==> flow/design.v <==
`timescale 1ns / 1ps
module OV7670_MemController (
    input  logic        clk,
    input  logic        reset,
    input  logic        href,
    input  logic        vsync,
    input  logic [ 7:0] ov7670_data,
    output logic        we,
    output logic [16:0] wAddr,
    output logic [15:0] wData,
    output logic        camera_dp_en,
    output logic        v_finish_camera,
    output logic [ 9:0] x_pixel_camera,
    output logic [ 9:0] y_pixel_camera
);
    logic [15:0] pixel_data;
    logic [ 9:0] h_counter;   
    logic [ 9:0] v_counter;   
    assign wAddr = v_counter * 320 + h_counter[9:1];
    assign wData = pixel_data;
    assign x_pixel_camera = h_counter / 2;
    assign y_pixel_camera = v_counter;
    assign camera_dp_en = ((x_pixel_camera < 320) && (y_pixel_camera < 240));
    always_ff @(posedge clk, posedge reset) begin
        if (reset) begin
            h_counter  <= 0;
            pixel_data <= 0;
            we         <= 1'b0;
        end else begin
            if (href) begin
                h_counter <= h_counter + 1;
                if (h_counter[0] == 0) begin
                    pixel_data[15:8] <= ov7670_data;
                    we               <= 1'b0;
                end else begin
                    pixel_data[7:0] <= ov7670_data;
                    we              <= 1'b1;
                end
            end else begin
                h_counter <= 0;
                we        <= 1'b0;
            end
        end
    end
    always_ff @(posedge clk, posedge reset) begin
        if (reset) begin
            v_counter <= 0;
        end else begin
            if (vsync) begin
                v_counter <= 0;
            end else begin
                if (h_counter == (320 * 2 - 1)) begin
                    v_counter <= v_counter + 1;
                end
            end
        end
    end
    logic v_sync_flag;
    always_ff @(posedge clk or posedge reset) begin
        if (reset) begin
            v_sync_flag <= 0;
            v_finish_camera <= 0;
        end else if (vsync) begin
            if (!v_sync_flag) begin
                v_sync_flag <= 1;
                v_finish_camera <= 1;
            end else begin
                v_finish_camera <= 0;
            end
        end else begin
            v_sync_flag <= 0;
            v_finish_camera <= 0;
        end
    end
endmodule
module negedge_detect (
    input  logic clk,
    input  logic reset,
    input  logic x,
    output logic o_tick
);
    logic tmp_reg;
    always_ff @(posedge clk or posedge reset) begin
        if (reset) begin
            tmp_reg <= 0;
        end else begin
            tmp_reg <= x;
        end
    end
    assign o_tick = (~x) & tmp_reg;
endmodule
`timescale 1ns / 1ps
module rgb_to_hsv (
    input  logic [4:0] r_data,
    input  logic [5:0] g_data,
    input  logic [4:0] b_data,
    output logic [1:0] r_g_decision,     
    output logic [7:0] s_data,
    output logic [7:0] v_data
);
    localparam GREEN_R_MAX_THRESHOLD = 120;
    localparam GREEN_G_MIN_THRESHOLD = 180;
    localparam GREEN_B_MAX_THRESHOLD = 120;
    localparam RED_R_MIN_THRESHOLD = 190;
    localparam RED_G_MAX_THRESHOLD = 100;
    localparam RED_B_MAX_THRESHOLD = 100;
    logic [7:0] r_8b;
    logic [7:0] g_8b;
    logic [7:0] b_8b;
    logic [7:0] max_val;
    logic [7:0] min_val;
    assign r_8b = {r_data, r_data[4:2]};
    assign g_8b = {g_data, g_data[5:4]};
    assign b_8b = {b_data, b_data[4:2]};
    always_comb begin
        if ((g_8b >= GREEN_G_MIN_THRESHOLD) && (r_8b <= GREEN_R_MAX_THRESHOLD) && (b_8b <= GREEN_B_MAX_THRESHOLD)) begin
            r_g_decision = 1;
        end
        else if ((r_8b >= RED_R_MIN_THRESHOLD) && (g_8b <= RED_G_MAX_THRESHOLD) && (b_8b <= RED_B_MAX_THRESHOLD)) begin
            r_g_decision = 0;
        end else begin
            r_g_decision = 2;
        end
    end
    find_max_val U_MAX_VAL (
        .x1 (r_8b),
        .x2 (g_8b),
        .x3 (b_8b),
        .max(max_val)
    );
    find_min_val U_MIN_VAL (
        .x1 (r_8b),
        .x2 (g_8b),
        .x3 (b_8b),
        .min(min_val)
    );
    assign v_data = max_val;
    always_comb begin
        if (!max_val) begin
            s_data = 0;
        end else begin
            s_data = ((max_val - min_val) * 255) / max_val;
        end
    end
endmodule
module find_max_val (
    input  logic [7:0] x1,
    input  logic [7:0] x2,
    input  logic [7:0] x3,
    output logic [7:0] max
);
    logic [7:0] temp_max;
    assign temp_max = (x1 > x2) ? x1 : x2;
    assign max = (temp_max > x3) ? temp_max : x3;
endmodule
module find_min_val (
    input  logic [7:0] x1,
    input  logic [7:0] x2,
    input  logic [7:0] x3,
    output logic [7:0] min
);
    logic [7:0] temp_min;
    assign temp_min = (x1 < x2) ? x1 : x2;
    assign min = (temp_min < x3) ? temp_min : x3;
endmodule
`timescale 1ns / 1ps
module Label_Gen (
    input  logic [7:0] s_data,
    input  logic [7:0] v_data,
    input  logic [1:0] r_g_decision,
    output logic [2:0] label_data
);
    localparam ROAD = 0;
    localparam WALK_ROAD = 1;
    localparam BACKGROUND = 2;
    localparam CAR = 3;
    localparam HUMAN = 4;
    localparam ROAD_V_THRESHOLD = 38;
    localparam ROAD_S_THRESHOLD = 77;
    localparam WALK_V_THRESHOLD = 179;
    localparam WALK_S_THRESHOLD = 51;
    always_comb begin
        if (r_g_decision == 0) begin
            label_data = CAR;
        end 
        else if (r_g_decision == 1) begin
            label_data = HUMAN;
        end 
        else if ((v_data >= WALK_V_THRESHOLD) && (s_data <= WALK_S_THRESHOLD)) begin
            label_data = WALK_ROAD;
        end
        else if((v_data <= ROAD_V_THRESHOLD) && (s_data <= ROAD_S_THRESHOLD)) begin
            label_data = ROAD;
        end 
        else begin
            label_data = BACKGROUND;
        end
    end
endmodule
`timescale 1ns / 1ps
module cam_pixel_labeler (
    input  logic        clk,
    input  logic        reset,
    input  logic        href,
    input  logic        vsync,
    input  logic [ 7:0] ov7670_data,
    output logic        we,
    output logic [16:0] wAddr,
    output logic [ 2:0] label_data,
    output logic        camera_dp_en,
    output logic        v_finish_camera,
    output logic [ 9:0] x_pixel_camera,
    output logic [ 9:0] y_pixel_camera
);
    logic [15:0] ov7670_wData;
    logic [ 1:0] r_g_decision;
    logic [ 7:0] s_data;
    logic [ 7:0] v_data;
    OV7670_MemController U_OV7670_MemController (
        .clk            (clk),
        .reset          (reset),
        .href           (href),
        .vsync          (vsync),
        .ov7670_data    (ov7670_data),
        .we             (we),
        .wAddr          (wAddr),
        .wData          (ov7670_wData),
        .camera_dp_en   (camera_dp_en),
        .v_finish_camera(v_finish_camera),
        .x_pixel_camera (x_pixel_camera),
        .y_pixel_camera (y_pixel_camera)
    );
    rgb_to_hsv U_rgb_to_hsv (
        .r_data      (ov7670_wData[15:11]),
        .g_data      (ov7670_wData[10:5]),
        .b_data      (ov7670_wData[4:0]),
        .s_data      (s_data),
        .v_data      (v_data),
        .r_g_decision(r_g_decision)
    );
    Label_Gen U_Label_Gen (
        .r_g_decision(r_g_decision),
        .s_data      (s_data),
        .v_data      (v_data),
        .label_data  (label_data)
    );
endmodule
* Step by step through the tools: cam_pixel_labeler *
Tool output for the design above before and after an edit, in the order of the flow.
"original" refers to lines of the RTL above, "edited" to lines of the edited file.
"change": "edited" minus "original" as printed here.
Library cell names are shortened.
The mark - stands for no value.

inputs
  top module = cam_pixel_labeler
  clock port = clk
  standard-cell library = sky130hd
  corner = tt_025C_1v80

* The edit *
Unified diff, file above to edited file.
This change comes from a script, not from a designer. The edited design behaves differently; no optimisation was intended.

begin of diff
@@ -17,5 +17,7 @@
     logic [ 9:0] h_counter;   
     logic [ 9:0] v_counter;   
-    assign wAddr = v_counter * 320 + h_counter[9:1];
+    logic [16:0] wAddr_reg;
+    always_ff @(posedge clk) wAddr_reg <= v_counter * 320 + h_counter[9:1];
+    assign wAddr = wAddr_reg;
     assign wData = pixel_data;
     assign x_pixel_camera = h_counter / 2;
end of diff

* Word-level counts *
Yosys after proc, flatten, opt, wreduce and memory -nomap, before mapping. Memory bits, and registers merged into a memory's read port (data or address), are not among the register bits. Print and check cells are not counted. Equal cells are merged and count once.

operators by class
  what                       original  edited  change
  add/subtract/negate cells  4         4       0
  $mul                       2         2       0
  divide/modulo/power cells  1         1       0
  magnitude comparators      16        16      0
  equal/unequal tests        2         2       0
  multiplexer cells          19        19      0
  bitwise operators          1         1       0
  reduce/logical cells       12        12      0

operators by type and width
  cell                                                                       original  edited  change
  1-bit logical AND                                                          7         7       0
  8-bit by 7-bit less-or-equal comparator with 1-bit output with constant B  5         5       0
  1-bit 2-to-1 mux                                                           5         5       0
  8-bit 2-to-1 mux                                                           5         5       0
  8-bit greater-or-equal comparator with constant B                          3         3       0
  10-bit 2-to-1 mux                                                          3         3       0
  2-bit 2-to-1 mux                                                           3         3       0
  3-bit 2-to-1 mux                                                           3         3       0
  10-bit by 1-bit adder with 10-bit output with constant B                   2         2       0
  8-bit > comparator                                                         2         2       0
  8-bit by 6-bit less-or-equal comparator with 1-bit output with constant B  2         2       0
  8-bit < comparator                                                         2         2       0
  2-bit AND reduction                                                        2         2       0
  17-bit by 9-bit adder with 17-bit output                                   1         1       0
  32-bit by 8-bit divider with 32-bit output                                 1         1       0
  10-bit == test with constant B                                             1         1       0
  2-bit by 1-bit == test with 1-bit output with constant B                   1         1       0
  2-bit zero test                                                            1         1       0
  8-bit zero test                                                            1         1       0
  10-bit by 8-bit < comparator with 1-bit output with constant B             1         1       0
  9-bit < comparator with constant B                                         1         1       0
  10-bit by 3-bit multiplier with 11-bit output with constant B              1         1       0
  32-bit by 8-bit multiplier with 32-bit output with constant B              1         1       0
  1-bit inverter                                                             1         1       0
  2-bit nonzero test                                                         1         1       0
  8-bit by 8-bit subtractor with 9-bit output                                1         1       0

word-level totals
  what                   original  edited  change
  bits in registers      39        56      +17
  bits of input ports    12        12      0
  output and inout bits  43        43      0

* Depth *
Depth = most cells in a row (Yosys ltp): at word level without a register or memory, in the mapped netlist without a sequential cell, where the memories' decode and read muxes count.

depth
  what                           original  edited  change
  depth in word-level cells      14        14      0
  ABC_AREA                       0         0       -
  gate-level depth with buffers  478       486     +8
  mapped depth without buffers   448       457     +9

* Synthesis result *
Source: synth_stat.txt of the flow (Yosys; design flattened, memories mapped). It holds for the ABC_AREA given above (unset counts as 0); a run with the other value may have another netlist.

synthesis totals
  what                               original  edited   change
  cells in the netlist               3185      3368     +183
  chip area (Yosys) (µm²)            23988.0   24121.9  +133.9
  sequential part of the area (µm²)  975.9     1316.3   +340.4
  flip-flop cells                    39        56       +17
  buffers                            96        97       +1

cell types
  cell type  original  edited  change
  nor2_1     248       311     +63
  or3_1      17        51      +34
  buf_2      3         31      +28
  a21oi_1    207       231     +24
  nand4_1    45        69      +24
  xnor2_1    130       108     -22
  nand2_1    277       298     +21
  a21o_1     48        69      +21
  and2_1     35        55      +20
  buf_6      22        3       -19
  o211ai_1   27        45      +18
  dfxtp_1    0         17      +17
  nand3_1    81        97      +16
  nor3_1     183       198     +15
  a31oi_1    42        57      +15
  a21o_2     15        0       -15
  and3_2     15        0       -15
  nand3_2    14        2       -12

The list need not be complete.
The figures by module come from a second, unflattened synthesis with its own total; it is not the netlist above.

unflattened totals
  what                                           original  edited   change
  cells (unflattened synthesis)                  3569      3562     -7
  area total of the unflattened synthesis (µm²)  25494.5   25698.4  +203.9

Rows give one instance, submodules left out.

by module, original
  module                times used  cells  area (µm²)
  rgb_to_hsv            1           3173   21797.2
  OV7670_MemController  1           213    2344.7
  find_max_val          1           98     688.2
  find_min_val          1           71     570.5
  Label_Gen             1           14     93.8
  cam_pixel_labeler     1           0      0.0

by module, edited
  module                times used  cells  area (µm²)
  rgb_to_hsv            1           3150   21694.6
  OV7670_MemController  1           229    2651.3
  find_max_val          1           98     688.2
  find_min_val          1           71     570.5
  Label_Gen             1           14     93.8
  cam_pixel_labeler     1           0      0.0

* Path before layout *
Source: OpenSTA report_checks on the synthesized netlist (no wires, ideal clock, input and output delay 20% of the period each), path of least setup slack; recovery checks are left aside. Register names are those of the netlist, which keeps one name where synthesis merged equal registers.

timing post-synthesis
  what                           original                                       edited                                         change
  kind                           flip-flop to output port                       flip-flop to output port                       -
  start                          register U_OV7670_MemController.pixel_data[6]  register U_OV7670_MemController.pixel_data[9]  -
  end                            output port label_data[1]                      output port label_data[1]                      -
  clock period (ns)              150.0                                          150.0                                          0.0
  output delay (ns)              30.000                                         30.000                                         0.000
  time at the first pin (ns)     0.000                                          0.000                                          0.000
  arrival (ns)                   87.373                                         89.124                                         +1.751
  required time (ns)             120.000                                        120.000                                        0.000
  setup slack (ns)               32.627                                         30.876                                         -1.751
  path delay (ns)                87.373                                         89.124                                         +1.751
  stages                         457                                            460                                            +3
  synthesis period reached (ns)  117.373                                        119.124                                        +1.751

"path delay" = arrival - input delay + setup time.
A path that ends at an output port has no setup time.
"stages" counts driving pins, that of a launching flip-flop among them; a cell with two outputs on the path counts twice.
"synthesis period reached" is the clock period less the worst setup slack; recovery checks do not enter. This is arithmetic on one report: input and output delays are still those of the set period (20% each).
Between the ends stands the longest chain of elaborated cells between them, by number of cells; it is not shown to be the way that was timed. Of several equally long chains one is given.
A line is the first line of the expression or statement that the cell stems from. Yosys adds cells for indexed reads and writes and turns some case tables into memories.

between the ends, post-synthesis, original
  path through = dfrtp_1 inv_1 ha_1 and4_1 nand2b_1 a21o_1 buf_4 a21o_1 and2_1 ha_1 nand2_1 nor3_1 a31oi_4 and2_4 buf_12 a21oi_1 inv_1 ha_1 (+421 left out) and3_2 buf_4 nand2_1 o31ai_1 ha_1 o21a_1 o21ai_0 nand2b_1 a21o_1 a21o_1 a21o_1 a21oi_1 nand2_1 nor4_1 nand4_1 nor2_1 o211ai_4 a21o_1
  cells in the longest elaborated chain = 14
  elaborated cells on any way between the ends = 33
  source lines of those cells = 12
  classes of those cells = add/sub: 1; mul: 1; div: 1; compare: 10; eq/ne: 1; mux: 11; reduce/logical: 8

RTL lines, path post-synthesis, original
  what                                                       RTL line  text
  start, declared                                            16        logic [15:0] pixel_data;
  start, assigned                                            27        pixel_data <= 0;
  start, assigned                                            36        pixel_data[7:0] <= ov7670_data;
  8-bit > comparator                                         153       assign temp_max = (x1 > x2) ? x1 : x2;
  8-bit 2-to-1 mux                                           153
  8-bit > comparator                                         154       assign max = (temp_max > x3) ? temp_max : x3;
  8-bit 2-to-1 mux                                           154
  8-bit by 8-bit subtractor with 9-bit output                142       s_data = ((max_val - min_val) * 255) / max_val;
  32-bit by 8-bit multiplier with 32-bit output              142
  32-bit by 8-bit divider with 32-bit output                 142
  8-bit 2-to-1 mux                                           139       if (!max_val) begin
  8-bit by 7-bit less-or-equal comparator with 1-bit output  192       else if((v_data <= ROAD_V_THRESHOLD) && (s_data <= ROAD_S_THRESHOLD)) begin
  1-bit logical AND                                          192
  2-bit 2-to-1 mux                                           192
  3-bit 2-to-1 mux                                           189       else if ((v_data >= WALK_V_THRESHOLD) && (s_data <= WALK_S_THRESHOLD)) begin
  3-bit 2-to-1 mux                                           186       else if (r_g_decision == 1) begin
  3-bit 2-to-1 mux                                           183       if (r_g_decision == 0) begin
  end, declared                                              209       output logic [ 2:0] label_data,

between the ends, post-synthesis, edited
  path through = dfrtp_1 inv_1 ha_1 a21oi_1 o21ai_1 nand2_1 o211ai_1 nand2_1 ha_1 a21o_1 a22oi_1 a31oi_1 and2_1 buf_2 a21oi_1 inv_1 ha_1 fa_1 (+424 left out) nor2_1 a21oi_1 ha_1 o21a_1 o21a_1 o21ai_0 nand2b_1 a21o_1 a21o_1 a21o_1 a2111oi_0 nor4bb_1 o2111ai_1 a211oi_1 nand4_1 or4_1 a221oi_1 o21ai_1
  cells in the longest elaborated chain = 14
  elaborated cells on any way between the ends = 33
  source lines of those cells = 12
  classes of those cells = add/sub: 1; mul: 1; div: 1; compare: 10; eq/ne: 1; mux: 11; reduce/logical: 8

RTL lines, path post-synthesis, edited
  what                                                       RTL line  text
  start, declared                                            16        logic [15:0] pixel_data;
  start, assigned                                            29        pixel_data <= 0;
  start, assigned                                            35        pixel_data[15:8] <= ov7670_data;
  8-bit > comparator                                         155       assign temp_max = (x1 > x2) ? x1 : x2;
  8-bit 2-to-1 mux                                           155
  8-bit > comparator                                         156       assign max = (temp_max > x3) ? temp_max : x3;
  8-bit 2-to-1 mux                                           156
  8-bit by 8-bit subtractor with 9-bit output                144       s_data = ((max_val - min_val) * 255) / max_val;
  32-bit by 8-bit multiplier with 32-bit output              144
  32-bit by 8-bit divider with 32-bit output                 144
  8-bit 2-to-1 mux                                           141       if (!max_val) begin
  8-bit by 7-bit less-or-equal comparator with 1-bit output  194       else if((v_data <= ROAD_V_THRESHOLD) && (s_data <= ROAD_S_THRESHOLD)) begin
  1-bit logical AND                                          194
  2-bit 2-to-1 mux                                           194
  3-bit 2-to-1 mux                                           191       else if ((v_data >= WALK_V_THRESHOLD) && (s_data <= WALK_S_THRESHOLD)) begin
  3-bit 2-to-1 mux                                           188       else if (r_g_decision == 1) begin
  3-bit 2-to-1 mux                                           185       if (r_g_decision == 0) begin
  end, declared                                              211       output logic [ 2:0] label_data,

* Path in the finished layout *
Path of least setup slack in the final report of each run of set A (OpenROAD, finished layout, wires in). Where an end is a register, its clock arrival counts in the times.

timing after layout
  what                        original                                       edited                                          change
  kind                        flip-flop to output port                       flip-flop to output port                        -
  start                       register U_OV7670_MemController.pixel_data[9]  register U_OV7670_MemController.pixel_data[14]  -
  end                         output port label_data[1]                      output port label_data[1]                       -
  clock period (ns)           131.0                                          131.0                                           0.0
  output delay (ns)           26.20                                          26.20                                           0.00
  time at the first pin (ns)  0.28                                           0.30                                            +0.02
  arrival (ns)                96.59                                          96.29                                           -0.30
  required time (ns)          104.80                                         104.80                                          0.00
  setup slack (ns)            8.21                                           8.51                                            +0.30
  stages                      436                                            437                                             +1

Between the ends stands the longest chain of elaborated cells between them, by number of cells; it is not shown to be the way that was timed. Of several equally long chains one is given.

between the ends, after layout, original
  path through = dfrtp_1 inv_1 ha_1 nand2_1 o21ai_1 nand2_1 nand3_1 nand2_1 ha_1 nand3_1 nor3_1 a31oi_4 and2_4 a21oi_1 inv_1 buf_4 ha_1 fa_1 (+400 left out) and3_2 nand2_1 o31ai_1 ha_1 o21a_1 o21ai_0 nand2b_1 a21o_1 a21o_1 a21o_1 a21oi_1 nand2_1 nor4_1 nand4_1 nor2_1 o211ai_4 a21o_1 clkdlybuf4s50_1
  cells in the longest elaborated chain = 14
  elaborated cells on any way between the ends = 33
  source lines of those cells = 12
  classes of those cells = add/sub: 1; mul: 1; div: 1; compare: 10; eq/ne: 1; mux: 11; reduce/logical: 8

RTL lines, path after layout, original
  what                                                       RTL line  text
  start, declared                                            16        logic [15:0] pixel_data;
  start, assigned                                            27        pixel_data <= 0;
  start, assigned                                            33        pixel_data[15:8] <= ov7670_data;
  8-bit > comparator                                         153       assign temp_max = (x1 > x2) ? x1 : x2;
  8-bit 2-to-1 mux                                           153
  8-bit > comparator                                         154       assign max = (temp_max > x3) ? temp_max : x3;
  8-bit 2-to-1 mux                                           154
  8-bit by 8-bit subtractor with 9-bit output                142       s_data = ((max_val - min_val) * 255) / max_val;
  32-bit by 8-bit multiplier with 32-bit output              142
  32-bit by 8-bit divider with 32-bit output                 142
  8-bit 2-to-1 mux                                           139       if (!max_val) begin
  8-bit by 7-bit less-or-equal comparator with 1-bit output  192       else if((v_data <= ROAD_V_THRESHOLD) && (s_data <= ROAD_S_THRESHOLD)) begin
  1-bit logical AND                                          192
  2-bit 2-to-1 mux                                           192
  3-bit 2-to-1 mux                                           189       else if ((v_data >= WALK_V_THRESHOLD) && (s_data <= WALK_S_THRESHOLD)) begin
  3-bit 2-to-1 mux                                           186       else if (r_g_decision == 1) begin
  3-bit 2-to-1 mux                                           183       if (r_g_decision == 0) begin
  end, declared                                              209       output logic [ 2:0] label_data,

between the ends, after layout, edited
  path through = dfrtp_1 ha_1 nor2b_1 o211ai_2 a21boi_2 nor2_1 mux2_2 ha_1 o21a_1 nor2_1 nor3_1 or3_1 a31oi_4 mux2i_2 ha_1 and2_1 a21oi_1 o21ai_1 (+401 left out) a21oi_1 ha_1 o21a_1 o21a_1 o21ai_0 nand2b_1 a21o_1 a21o_1 a21o_1 a2111oi_1 nor4bb_1 o2111ai_1 a211oi_1 nand4_1 or4_1 a221oi_2 o21ai_1 clkdlybuf4s50_1
  cells in the longest elaborated chain = 14
  elaborated cells on any way between the ends = 33
  source lines of those cells = 12
  classes of those cells = add/sub: 1; mul: 1; div: 1; compare: 10; eq/ne: 1; mux: 11; reduce/logical: 8

RTL lines, path after layout, edited
  what                                                       RTL line  text
  start, declared                                            16        logic [15:0] pixel_data;
  start, assigned                                            29        pixel_data <= 0;
  start, assigned                                            35        pixel_data[15:8] <= ov7670_data;
  8-bit > comparator                                         155       assign temp_max = (x1 > x2) ? x1 : x2;
  8-bit 2-to-1 mux                                           155
  8-bit > comparator                                         156       assign max = (temp_max > x3) ? temp_max : x3;
  8-bit 2-to-1 mux                                           156
  8-bit by 8-bit subtractor with 9-bit output                144       s_data = ((max_val - min_val) * 255) / max_val;
  32-bit by 8-bit multiplier with 32-bit output              144
  32-bit by 8-bit divider with 32-bit output                 144
  8-bit 2-to-1 mux                                           141       if (!max_val) begin
  8-bit by 7-bit less-or-equal comparator with 1-bit output  194       else if((v_data <= ROAD_V_THRESHOLD) && (s_data <= ROAD_S_THRESHOLD)) begin
  1-bit logical AND                                          194
  2-bit 2-to-1 mux                                           194
  3-bit 2-to-1 mux                                           191       else if ((v_data >= WALK_V_THRESHOLD) && (s_data <= WALK_S_THRESHOLD)) begin
  3-bit 2-to-1 mux                                           188       else if (r_g_decision == 1) begin
  3-bit 2-to-1 mux                                           185       if (r_g_decision == 0) begin
  end, declared                                              211       output logic [ 2:0] label_data,

* Layout results *
Both versions went through the flow (Yosys, OpenROAD) with the same settings in each pair. Constraints: input delay and output delay 20% of the set period each, output load 0.01 pF.

settings, set A
  CORE_UTILIZATION = 40
  period_ns = 131.0
  CAP_MARGIN = 20
  CORE_MARGIN = 2
  SLEW_MARGIN = 20

measured results, set A
  what                                          original  edited   change
  netlist area reported by Yosys (µm²)          23988.0   24121.9  +133.9
  full die area (µm²)                           61943.7   62285.2  +341.5
  standard-cell area of the final layout (µm²)  25226.7   25796.0  +569.3
  post-route utilization (%)                    42.7      43.0     +0.3
  setup slack of the worst path (ns)            8.210     8.514    +0.304
  setup total negative slack (ns)               0.000     0.000    0.000
  worst hold slack after layout (ns)            0.402     0.394    -0.008
  period achieved (ns)                          122.790   122.486  -0.304

settings, set B
  ABC_AREA = 1
  CAP_MARGIN = 35
  CELL_PAD_IN_SITES_DETAIL_PLACEMENT = 0
  CORE_UTILIZATION = 48
  MAX_ROUTING_LAYER = met5
  PLACE_DENSITY_LB_ADDON = 0.25
  SETUP_SLACK_MARGIN = 5.0
  period_ns = 175.0
  CORE_MARGIN = 2
  SLEW_MARGIN = 20

measured results, set B
  what                                          original  edited   change
  netlist area reported by Yosys (µm²)          26620.5   28563.6  +1943.1
  full die area (µm²)                           57360.2   61474.2  +4114.0
  standard-cell area of the final layout (µm²)  27726.6   29610.9  +1884.3
  post-route utilization (%)                    50.4      50.3     -0.1
  setup slack of the worst path (ns)            61.797    62.364   +0.567
  setup total negative slack (ns)               0.000     0.000    0.000
  worst hold slack after layout (ns)            0.394     0.408    +0.014
  period achieved (ns)                          113.203   112.636  -0.567

By "period achieved" is meant the clock period of the run minus its worst setup slack. This is arithmetic on one report: input and output delays are still those of the set period (20% each).
